==> flow/design.v <==
module aluDesign#(parameter W = 8, N = 4) (clk,rst,CE,MODE,CIN,INP_VALID,CMD,OPA,OPB, ERR,OV,COUT,G,L,E, RES);
    input clk,rst,CE,MODE,CIN;
    input [1:0] INP_VALID;
    input [N-1:0] CMD;
    input [W-1:0] OPA,OPB;
    output reg ERR,OV,COUT,G,L,E;
        output reg [2*W-1:0] RES;
        reg [2*W-1:0] res_comb;
    parameter INV_INP = 2'b00, OPA_VALID = 2'b01, OPB_VALID = 2'b10, OPA_AND_OPB_VALID = 2'b11;
    parameter SHIFT_W = $clog2(W);
    reg [W-1:0] opa_r,opb_r;
    reg [N-1:0] cmd_r;
    reg [1:0] valid_r;
    reg mode_r,cin_r;
    reg cout_comb,ov_comb,g_comb,l_comb,e_comb,err_comb;
    always@(posedge clk,posedge rst) begin
        if(rst) begin
            opa_r <= 0;
            opb_r <= 0;
            cmd_r <= 0;
            valid_r <= 0;
            cin_r <= 0;
            mode_r <= 0;
        end
        else if(CE) begin
            opa_r <= OPA;
            opb_r <= OPB;
            cmd_r <= CMD;
            valid_r <= INP_VALID;
            cin_r <= CIN;
            mode_r <= MODE;
       end
    end
    always@(*) begin
        if(CE) begin
            res_comb = 0;
            err_comb = 0;
            cout_comb = 0;
            ov_comb = 0;
            g_comb = 0;
            l_comb = 0;
            e_comb = 0;
            if(mode_r == 1) begin
                case(valid_r)
                    INV_INP : begin
                        res_comb = 0;
                        err_comb = 1;
                    end
                    OPA_VALID : begin
                        case(cmd_r)
                            4'b0100 : begin
                                res_comb = opa_r + 1;
                                cout_comb = res_comb[W];
                            end
                           4'b0101 : begin
                               res_comb = opa_r - 1;
                               ov_comb = res_comb[W];
                            end
                            default : err_comb = 1;
                        endcase
                    end
                    OPB_VALID : begin
                        case(cmd_r)
                            4'b0110 : begin
                                res_comb = opb_r + 1;
                                cout_comb = res_comb[W];
                            end
                            4'b0111 : begin
                                res_comb = opb_r - 1;
                                ov_comb = res_comb[W];
                            end
                            default : err_comb = 1;
                        endcase
                    end
                    OPA_AND_OPB_VALID : begin
                        case(cmd_r)
                            4'b0000 : begin
                                res_comb = opa_r + opb_r;
                                cout_comb = res_comb[W];
                            end
                            4'b0001 : begin
                                res_comb = opa_r - opb_r;
                                ov_comb = res_comb[W];
                            end
                            4'b0010 : begin
                                res_comb = opa_r + opb_r + cin_r;
                                cout_comb = res_comb[W];
                            end
                            4'b0011 : begin
                                res_comb = opa_r - opb_r - cin_r;
                                ov_comb = res_comb[W];
                            end
                            4'b1000 : begin
                                g_comb  = (opa_r > opb_r) ? 1:0;
                                l_comb = (opa_r < opb_r) ? 1:0;
                                e_comb = (opa_r == opb_r) ? 1:0;
                            end
                            4'b1001 : begin
                                res_comb = (opa_r + 1) * (opb_r + 1);
                            end
                            4'b1010 : begin
                                res_comb = (opa_r<<1) * (opb_r);
                            end
                            4'b1011 : begin
                                res_comb = $signed(opa_r) + $signed(opb_r);
                                ov_comb = (($signed(opa_r) > 0) && ($signed(opb_r) > 0) && ($signed(res_comb[W-1:0])<=0) || ($signed(opa_r) < 0) && ($signed(opb_r) < 0) && ($signed(res_comb[W-1:0]) >= 0));
                                g_comb  = ($signed(opa_r) > $signed(opb_r)) ? 1:0;
                                l_comb = ($signed(opa_r) < $signed(opb_r)) ? 1:0;
                                e_comb = ($signed(opa_r) == $signed(opb_r)) ? 1:0;
                            end
                            4'b1100 : begin
                                res_comb = $signed(opa_r) - $signed(opb_r);
                                ov_comb = (($signed(opa_r) > 0) && ($signed(opb_r) < 0) && ($signed(res_comb[W-1:0]) <= 0) || ($signed(opa_r) < 0) && ($signed(opb_r) > 0) && ($signed(res_comb[W-1:0]) >= 0));
                                g_comb  = ($signed(opa_r) > $signed(opb_r)) ? 1:0;
                                l_comb = ($signed(opa_r) < $signed(opb_r)) ? 1:0;
                                e_comb = ($signed(opa_r) == $signed(opb_r)) ? 1:0;
                            end
                            default : err_comb = 1;
                        endcase
                    end
                    default : err_comb = 1;
                endcase
            end
            else begin
                case(valid_r)
                    INV_INP : begin
                        res_comb = 0;
                        err_comb = 1;
                    end
                    OPA_VALID : begin
                        case(cmd_r)
                            4'b0110 : begin
                                res_comb = ~(opa_r);
                                res_comb[2*W-1 : 8] = 0;
                            end
                            4'b1000 : begin
                                res_comb = opa_r >> 1;
                            end
                            4'b1001 : begin
                                res_comb = opa_r << 1;
                            end
                            default : err_comb = 1;
                        endcase
                    end
                    OPB_VALID : begin
                        case(cmd_r)
                            4'b0111 : begin
                                res_comb = ~(opb_r);
                                res_comb[2*W-1 : 8] = 0;
                            end
                            4'b1010 : begin
                                res_comb = opb_r >> 1;
                            end
                            4'b1011 : begin
                                res_comb = opb_r << 1;
                            end
                            default : err_comb = 1;
                        endcase
                    end
                    OPA_AND_OPB_VALID : begin
                        case(cmd_r)
                            4'b0000 : begin
                                res_comb = opa_r & opb_r;
                            end
                            4'b0001 : begin
                                res_comb = ~(opa_r & opb_r);
                                res_comb[2*W-1 : 8] = 0;
                            end
                            4'b0010 : begin
                                res_comb = opa_r | opb_r;
                            end
                            4'b0011 : begin
                                res_comb = ~(opa_r | opb_r);
                                res_comb[2*W-1 : 8] = 0;
                            end
                            4'b0100 : begin
                                res_comb = opa_r ^ opb_r;
                            end
                            4'b0101 : begin
                                res_comb = ~(opa_r ^ opb_r);
                                res_comb[2*W-1 : 8] = 0;
                            end
                            4'b1100 : begin
                                if( |(opb_r[(W-1) : (SHIFT_W+1)])) begin
                                    err_comb = 1;
                                    res_comb = 0;
                                end
                                else
                                    res_comb = (opa_r << (opb_r[SHIFT_W-1:0])) | opa_r >> (W - (opb_r[SHIFT_W-1:0]));
                                    res_comb[2*W-1 : 8] = 0;
                            end
                            4'b1101 : begin
                                if( |(opb_r[(W-1) : (SHIFT_W+1)])) begin
                                    res_comb = 0;
                                    err_comb = 1;
                                end
                                else
                                    res_comb = (opa_r >> opb_r[SHIFT_W-1:0]) | opa_r << (W - opb_r[SHIFT_W-1:0]);
                                    res_comb[2*W-1 : 8] = 0;
                            end
                            default : err_comb = 1;
                        endcase
                    end
                    default : err_comb = 1;
                endcase
            end
        end
        else begin
           res_comb = 0;
           err_comb = 0;
           cout_comb = 0;
           ov_comb = 0;
           g_comb = 0;
           l_comb = 0;
           e_comb = 0;
        end
    end
    always@(posedge clk, posedge rst) begin
        if(rst) begin
            RES <= 0;
            COUT <= 0;
            OV <= 0;
            G <= 0;
            L <= 0;
            E <= 0;
            ERR  <= 0;
        end
        else if(CE) begin
            RES <= res_comb;
                COUT <= cout_comb;
                OV <= ov_comb;
                G <= g_comb;
                L <= l_comb;
                E <= e_comb;
                ERR  <= err_comb;
        end
    end
endmodule
* Step by step through the tools: aluDesign
The steps from the RTL of aluDesign to its reports follow in flow order.
Lines are those of the file above, counted from 1.
Operators carry their Yosys type and port widths (W data, S select, Z words).
Not given: n/a
- Top :: aluDesign
- Clock port :: clk
- Cell library :: sky130hd
- Timing corner :: tt_025C_1v80

* After elaboration
Counts by Yosys on the flattened word-level netlist (proc, flatten, opt, wreduce; memories kept). Register bits leave out memories and registers merged into their read ports (data or address). Print and check cells are left out.
- Cells after elaboration :: 140
- Input bits :: 27
- Output and inout port bits :: 22
- Register bits after elaboration :: 46
- $add $sub $neg :: 11
- Shifts and indexed selects :: 4
- Reduce/logical cells :: 22
- Eq/ne operators :: 18
- Bitwise operators :: 10
- Mux-type cells :: 48
- Order comparisons :: 12
- Multiply operators :: 2
** Operator list (number)
- $mul A9 B9 Y16 :: 1
- $pmux W16 S8 :: 1
- $pmux W16 S4 :: 2
- $mul A8 B8 Y15 :: 1
- $pmux W8 S8 :: 1
- $pmux W16 S2 :: 2
- $pmux W8 S3 :: 2
- $not A8 Y8 :: 5
- $shl A8 B32 Y8 :: 1
- $shr A8 B32 Y8 :: 1
- $eq A4 B4 Y1 const B :: 6
- $or A8 B8 Y8 :: 3
- $mux W1 :: 24
- $pmux W1 S4 :: 5
- $add A8 B1 Y9 const B :: 2
- $sub A8 B1 Y9 const B :: 2
- $add A8 B8 Y9 :: 2
- $sub A8 B8 Y9 :: 2
- $sub A16 B1 Y16 :: 1
- $eq A4 B3 Y1 const B :: 4
- $ge A8 B1 Y1 const B :: 2
- $gt A8 B1 Y1 const B :: 2
- $le A8 B1 Y1 const B :: 2
- $lt A8 B1 Y1 const B :: 2
- $gt A8 B8 Y1 :: 2
- $lt A8 B8 Y1 :: 2
- $eq A8 B8 Y1 :: 2
- $mux W16 :: 1
Not listed: further kinds 21, cells in them 44.

* Longest topological paths
Depth = most cells in a row (Yosys ltp): at word level without a register or memory, in the mapped netlist without a sequential cell, where the memories' decode and read muxes count.
- Depth in word-level cells :: 7
- ABC_AREA :: 1
- Depth in mapped cells :: 29
- Depth with buffers taken out :: 29

* Netlist
The flow's flattened synthesis, as Yosys stat reports it; memories are mapped. The netlist is that of the ABC_AREA named above (0 if unset); the other value can give another one.
Totals and module areas in this step are rounded.
- Cell area after synthesis :: 10550 sq um
- Mapped flip-flops :: 46
- Sequential area :: 1151 sq um
- Buffer cells :: 56
- Standard cells after synthesis :: 1651
** Cell types
- sky130_fd_sc_hd__fa_1 :: number 86, total area 1.72E+03 sq um
- sky130_fd_sc_hd__nand2_1 :: number 450, total area 1689.12 sq um
- sky130_fd_sc_hd__ha_1 :: number 100, total area 1251.2 sq um
- sky130_fd_sc_hd__dfrtp_1 :: number 46, total area 1.15E+03 sq um
- sky130_fd_sc_hd__inv_1 :: number 267, total area 1E+03 sq um
- sky130_fd_sc_hd__nor2_1 :: number 141, total area 529.258 sq um
- sky130_fd_sc_hd__o21ai_0 :: number 105, total area 525.504 sq um
- sky130_fd_sc_hd__nand3_1 :: number 90, total area 450.432 sq um
- sky130_fd_sc_hd__a21oi_1 :: number 70, total area 350.336 sq um
- sky130_fd_sc_hd__nand4_1 :: number 27, total area 168.912 sq um
- sky130_fd_sc_hd__xor2_1 :: number 14, total area 122.618 sq um
- sky130_fd_sc_hd__o21ai_1 :: number 23, total area 115.11 sq um
- sky130_fd_sc_hd__o221ai_1 :: number 13, total area 113.859 sq um
- sky130_fd_sc_hd__buf_2 :: number 21, total area 105.101 sq um
- sky130_fd_sc_hd__clkbuf_1 :: number 28, total area 105.101 sq um
- sky130_fd_sc_hd__inv_2 :: number 26, total area 97.594 sq um
- sky130_fd_sc_hd__o211ai_1 :: number 12, total area 90.086 sq um
- sky130_fd_sc_hd__a2111oi_0 :: number 10, total area 87.584 sq um
Not listed: further types 31, cells in them 122.

* Timing after synthesis
Source: OpenSTA report_checks on the synthesized netlist (no wires, ideal clock, input and output delay 20% of the period each), path of least setup slack; recovery checks are left aside. Register names are those of the netlist, which keeps one name where synthesis merged equal registers.
- Path type :: register -> register
- Start :: register opb_r[0]
- End :: register RES[13]
- Clock period :: 6.0 ns
- Buffers on the path :: 3
- Required time :: 5.883 ns
- Driving pins on the path :: 26
- Arrival time :: 5.125 ns
- Delay of the path :: 5.242 ns
- Slack :: 0.758 ns
- Time at the first pin :: 0.000 ns
- Setup time :: 0.117 ns
- Period reached after synthesis :: 5.242 ns
"delay of the path" = arrival - input delay + setup time.
"driving pins on the path" counts driving pins, that of a launching flip-flop among them; a cell with two outputs on the path counts twice.
"period reached after synthesis" = period - worst setup slack (recovery checks aside). The figure is calculated, with input and output delays left at 20% of the set period.
Between the ends stands the longest chain of elaborated cells between them, by number of cells; it is not shown to be the way that was timed. Of several equally long chains one is given.
A line is the first line of the expression or statement that the cell stems from. Yosys adds cells for indexed reads and writes and turns some case tables into memories.
- Cells stage by stage :: sky130_fd_sc_hd__dfrtp_1 -> sky130_fd_sc_hd__buf_2 -> sky130_fd_sc_hd__inv_2 -> sky130_fd_sc_hd__buf_1 -> sky130_fd_sc_hd__ha_1 -> sky130_fd_sc_hd__clkbuf_1 -> sky130_fd_sc_hd__nand2_1 -> sky130_fd_sc_hd__fa_1 -> sky130_fd_sc_hd__inv_1 -> sky130_fd_sc_hd__fa_1 -> sky130_fd_sc_hd__fa_1 -> sky130_fd_sc_hd__inv_1 -> sky130_fd_sc_hd__fa_1 -> sky130_fd_sc_hd__inv_1 -> sky130_fd_sc_hd__ha_1 -> sky130_fd_sc_hd__a21oi_1 -> sky130_fd_sc_hd__o21ai_0 -> sky130_fd_sc_hd__a21o_1 -> sky130_fd_sc_hd__a31oi_1 -> sky130_fd_sc_hd__or2_2 -> sky130_fd_sc_hd__nand3_1 -> sky130_fd_sc_hd__nand3b_1 -> sky130_fd_sc_hd__nand2_1 -> sky130_fd_sc_hd__nand2_1 -> sky130_fd_sc_hd__nand2_1 -> sky130_fd_sc_hd__nand2_1
- Length of the longest elaborated chain :: 5
- Elaborated cells between the ends (all ways) :: 12
- Classes of those cells :: add/sub (6); mul (2); mux (4)
** Ends and longest elaborated chain, after synthesis
- start: declaration :: RTL line 11 : reg [W-1:0] opa_r,opb_r;
- start: assignment :: RTL line 19 : opb_r <= 0;
- start: assignment :: RTL line 27 : opb_r <= OPB;
- $add A8 B1 Y9 :: RTL line 99 : res_comb = (opa_r + 1) * (opb_r + 1);
- $mul A9 B9 Y16 :: RTL line 99
- $pmux W16 S8 :: RTL line 76 : case(cmd_r)
- $pmux W16 S4 :: RTL line 44 : case(valid_r)
- $mux W16 :: RTL line 43 : if(mode_r == 1) begin
- end: assignment :: RTL line 220 : RES <= 0;
- end: assignment :: RTL line 229 : RES <= res_comb;
- end: declaration :: RTL line 7 : output reg [2*W-1:0] RES;

* Worst path after layout
Path of least setup slack in the final report of run 1 (OpenROAD, finished layout, wires in). Where an end is a register, its clock arrival counts in the times.
- Path type :: register -> register
- Start :: register opa_r[3]
- End :: register RES[13]
- Required time :: 4.37 ns
- Arrival time :: 5.80 ns
- Setup time :: 0.11 ns
- Clock period :: 4.18 ns
- Driving pins on the path :: 27
- Slack :: -1.43 ns
- Buffers on the path :: 2
- Time at the first pin :: 0.32 ns
Between the ends stands the longest chain of elaborated cells between them, by number of cells; it is not shown to be the way that was timed. Of several equally long chains one is given.
- Cells stage by stage :: sky130_fd_sc_hd__dfrtp_1 -> sky130_fd_sc_hd__buf_4 -> sky130_fd_sc_hd__inv_1 -> sky130_fd_sc_hd__o21ai_2 -> sky130_fd_sc_hd__nand2_2 -> sky130_fd_sc_hd__inv_4 -> sky130_fd_sc_hd__buf_4 -> sky130_fd_sc_hd__nand2_1 -> sky130_fd_sc_hd__fa_1 -> sky130_fd_sc_hd__fa_1 -> sky130_fd_sc_hd__inv_1 -> sky130_fd_sc_hd__fa_1 -> sky130_fd_sc_hd__inv_1 -> sky130_fd_sc_hd__fa_1 -> sky130_fd_sc_hd__inv_2 -> sky130_fd_sc_hd__ha_4 -> sky130_fd_sc_hd__nand2_1 -> sky130_fd_sc_hd__nor2_2 -> sky130_fd_sc_hd__a21o_1 -> sky130_fd_sc_hd__a31oi_2 -> sky130_fd_sc_hd__or2_4 -> sky130_fd_sc_hd__nand3_2 -> sky130_fd_sc_hd__nand3b_1 -> sky130_fd_sc_hd__nand2_1 -> sky130_fd_sc_hd__nand2_1 -> sky130_fd_sc_hd__nand2_1 -> sky130_fd_sc_hd__nand2_1
- Length of the longest elaborated chain :: 5
- Elaborated cells between the ends (all ways) :: 12
- Classes of those cells :: add/sub (6); mul (2); mux (4)
** Ends and longest elaborated chain, after layout
- start: declaration :: RTL line 11 : reg [W-1:0] opa_r,opb_r;
- start: assignment :: RTL line 18 : opa_r <= 0;
- start: assignment :: RTL line 26 : opa_r <= OPA;
- $add A8 B1 Y9 :: RTL line 99 : res_comb = (opa_r + 1) * (opb_r + 1);
- $mul A9 B9 Y16 :: RTL line 99
- $pmux W16 S8 :: RTL line 76 : case(cmd_r)
- $pmux W16 S4 :: RTL line 44 : case(valid_r)
- $mux W16 :: RTL line 43 : if(mode_r == 1) begin
- end: assignment :: RTL line 220 : RES <= 0;
- end: assignment :: RTL line 229 : RES <= res_comb;
- end: declaration :: RTL line 7 : output reg [2*W-1:0] RES;

Subject: aluDesign on sky130hd, stored results

Hello all,

Measured data: module aluDesign, platform sky130hd, 4 stored runs of the flow under differing settings, order arbitrary. Input and output delays are each 20% of the period that was set; the output load is 0.01 pF.
By "reached clock period" is meant the clock period of the run minus its worst setup slack. This is arithmetic on one report: input and output delays are still those of the set period (20% each).
"critical setup path time": the worst setup path's part of the clock period (all of it between registers, 20% less for each end at a port) less its slack. A launch clock that arrives late makes it longer, a capture clock that arrives late makes it shorter.
"total power of the final layout": no workload was simulated; the value follows from the tool's default switching activity.
Measured values are rounded.

* Run 1
** Files
==> flow/run.sh <==
#!/bin/bash
# the make line also repeats the synthesis and layout settings of config.mk as NAME=value (left out here)
make -C /OpenROAD-flow-scripts/flow DESIGN_CONFIG=/design/flow/config.mk WORK_HOME=/design/flow/orfs CLKGATE_MAP_FILE= finish
==> flow/config.mk <==
export PLATFORM = sky130hd
export DESIGN_NAME = aluDesign
export DESIGN_NICKNAME = aluDesign
export VERILOG_FILES = /design/flow/design.v
export SDC_FILE = /design/flow/constraint.sdc
export NUM_CORES = 4
export LEC_CHECK = 0
export ABC_AREA = 1
export CAP_MARGIN = 40
export CELL_PAD_IN_SITES_DETAIL_PLACEMENT = 2
export CELL_PAD_IN_SITES_GLOBAL_PLACEMENT = 1
export CORE_ASPECT_RATIO = 1.19
export CORE_MARGIN = 4
export CORE_UTILIZATION = 34
export CTS_CLUSTER_DIAMETER = 37
export CTS_CLUSTER_SIZE = 56
export GPL_ROUTABILITY_DRIVEN = 1
export GPL_TIMING_DRIVEN = 1
export HOLD_SLACK_MARGIN = 0.14
export PLACE_DENSITY_LB_ADDON = 0.19
export SLEW_MARGIN = 40
export TNS_END_PERCENT = 5
==> flow/constraint.sdc <==
create_clock -name core_clock -period 4.18 [get_ports {clk}]
set_input_delay 0.8360 -clock core_clock [delete_from_list [all_inputs] [get_ports {clk}]]
set_output_delay 0.8360 -clock core_clock [all_outputs]
set_load 0.01 [all_outputs]
** Results
- Total power of the final layout :: 0.006657 W
- Smallest hold slack :: 0.502 ns
- Die outline area :: 33,910 sq um
- Area of the synthesized netlist :: 10,550 sq um
- Utilization in the final report :: 44.6 %
- Standard-cell area after layout :: 13,680 sq um
- Setup slack of the worst path :: -1.429 ns
- Reached clock period :: 5.609 ns
- Critical setup path time :: 5.61 ns
- Critical path type :: register -> register
- Sum of negative setup slack :: -14.97 ns

* Run 2
** Files
==> flow/run.sh <==
#!/bin/bash
# the make line also repeats the synthesis and layout settings of config.mk as NAME=value (left out here)
make -C /OpenROAD-flow-scripts/flow DESIGN_CONFIG=/design/flow/config.mk WORK_HOME=/design/flow/orfs CLKGATE_MAP_FILE= finish
==> flow/config.mk <==
export PLATFORM = sky130hd
export DESIGN_NAME = aluDesign
export DESIGN_NICKNAME = aluDesign
export VERILOG_FILES = /design/flow/design.v
export SDC_FILE = /design/flow/constraint.sdc
export NUM_CORES = 4
export LEC_CHECK = 0
export ABC_AREA = 1
export CAP_MARGIN = 20
export CELL_PAD_IN_SITES_GLOBAL_PLACEMENT = 3
export CORE_MARGIN = 2
export CORE_UTILIZATION = 59
export CTS_CLUSTER_SIZE = 60
export GPL_TIMING_DRIVEN = 0
export HOLD_SLACK_MARGIN = 0.29
export MAX_ROUTING_LAYER = met4
export MIN_ROUTING_LAYER = met1
export PLACE_DENSITY = 0.48
export SETUP_SLACK_MARGIN = 0.53
export SLEW_MARGIN = 10
==> flow/constraint.sdc <==
create_clock -name core_clock -period 3.24 [get_ports {clk}]
set_input_delay 0.6480 -clock core_clock [delete_from_list [all_inputs] [get_ports {clk}]]
set_output_delay 0.6480 -clock core_clock [all_outputs]
set_load 0.01 [all_outputs]
** Results
No results, placement failed with GPL-0301.

* Run 3
** Files
==> flow/run.sh <==
#!/bin/bash
# the make line also repeats the synthesis and layout settings of config.mk as NAME=value (left out here)
make -C /OpenROAD-flow-scripts/flow DESIGN_CONFIG=/design/flow/config.mk WORK_HOME=/design/flow/orfs CLKGATE_MAP_FILE= finish
==> flow/config.mk <==
export PLATFORM = sky130hd
export DESIGN_NAME = aluDesign
export DESIGN_NICKNAME = aluDesign
export VERILOG_FILES = /design/flow/design.v
export SDC_FILE = /design/flow/constraint.sdc
export NUM_CORES = 4
export LEC_CHECK = 0
export CAP_MARGIN = 20
export CORE_MARGIN = 2
export CORE_UTILIZATION = 42
export SLEW_MARGIN = 20
==> flow/constraint.sdc <==
create_clock -name core_clock -period 5.75 [get_ports {clk}]
set_input_delay 1.1500 -clock core_clock [delete_from_list [all_inputs] [get_ports {clk}]]
set_output_delay 1.1500 -clock core_clock [all_outputs]
set_load 0.01 [all_outputs]
** Results
- Total power of the final layout :: 0.003388 W
- Smallest hold slack :: 0.497 ns
- Die outline area :: 26,520 sq um
- Area of the synthesized netlist :: 10,600 sq um
- Utilization in the final report :: 48.0 %
- Standard-cell area after layout :: 11,980 sq um
- Setup slack of the worst path :: 0.256 ns
- Reached clock period :: 5.494 ns
- Critical setup path time :: 5.49 ns
- Critical path type :: register -> register
- Sum of negative setup slack :: 0.000 ns

* Run 4
** Files
==> flow/run.sh <==
#!/bin/bash
# the make line also repeats the synthesis and layout settings of config.mk as NAME=value (left out here)
make -C /OpenROAD-flow-scripts/flow DESIGN_CONFIG=/design/flow/config.mk WORK_HOME=/design/flow/orfs CLKGATE_MAP_FILE= finish
==> flow/config.mk <==
export PLATFORM = sky130hd
export DESIGN_NAME = aluDesign
export DESIGN_NICKNAME = aluDesign
export VERILOG_FILES = /design/flow/design.v
export SDC_FILE = /design/flow/constraint.sdc
export NUM_CORES = 4
export LEC_CHECK = 0
export CAP_MARGIN = 20
export CORE_MARGIN = 2
export CORE_UTILIZATION = 40
export SETUP_SLACK_MARGIN = 0.23
export SLEW_MARGIN = 20
==> flow/constraint.sdc <==
create_clock -name core_clock -period 5.75 [get_ports {clk}]
set_input_delay 1.1500 -clock core_clock [delete_from_list [all_inputs] [get_ports {clk}]]
set_output_delay 1.1500 -clock core_clock [all_outputs]
set_load 0.01 [all_outputs]
** Results
- Total power of the final layout :: 0.003451 W
- Smallest hold slack :: 0.499 ns
- Die outline area :: 27,820 sq um
- Area of the synthesized netlist :: 10,600 sq um
- Utilization in the final report :: 46.3 %
- Standard-cell area after layout :: 12,080 sq um
- Setup slack of the worst path :: 0.470 ns
- Reached clock period :: 5.280 ns
- Critical setup path time :: 5.28 ns
- Critical path type :: register -> register
- Sum of negative setup slack :: 0.000 ns

Thanks
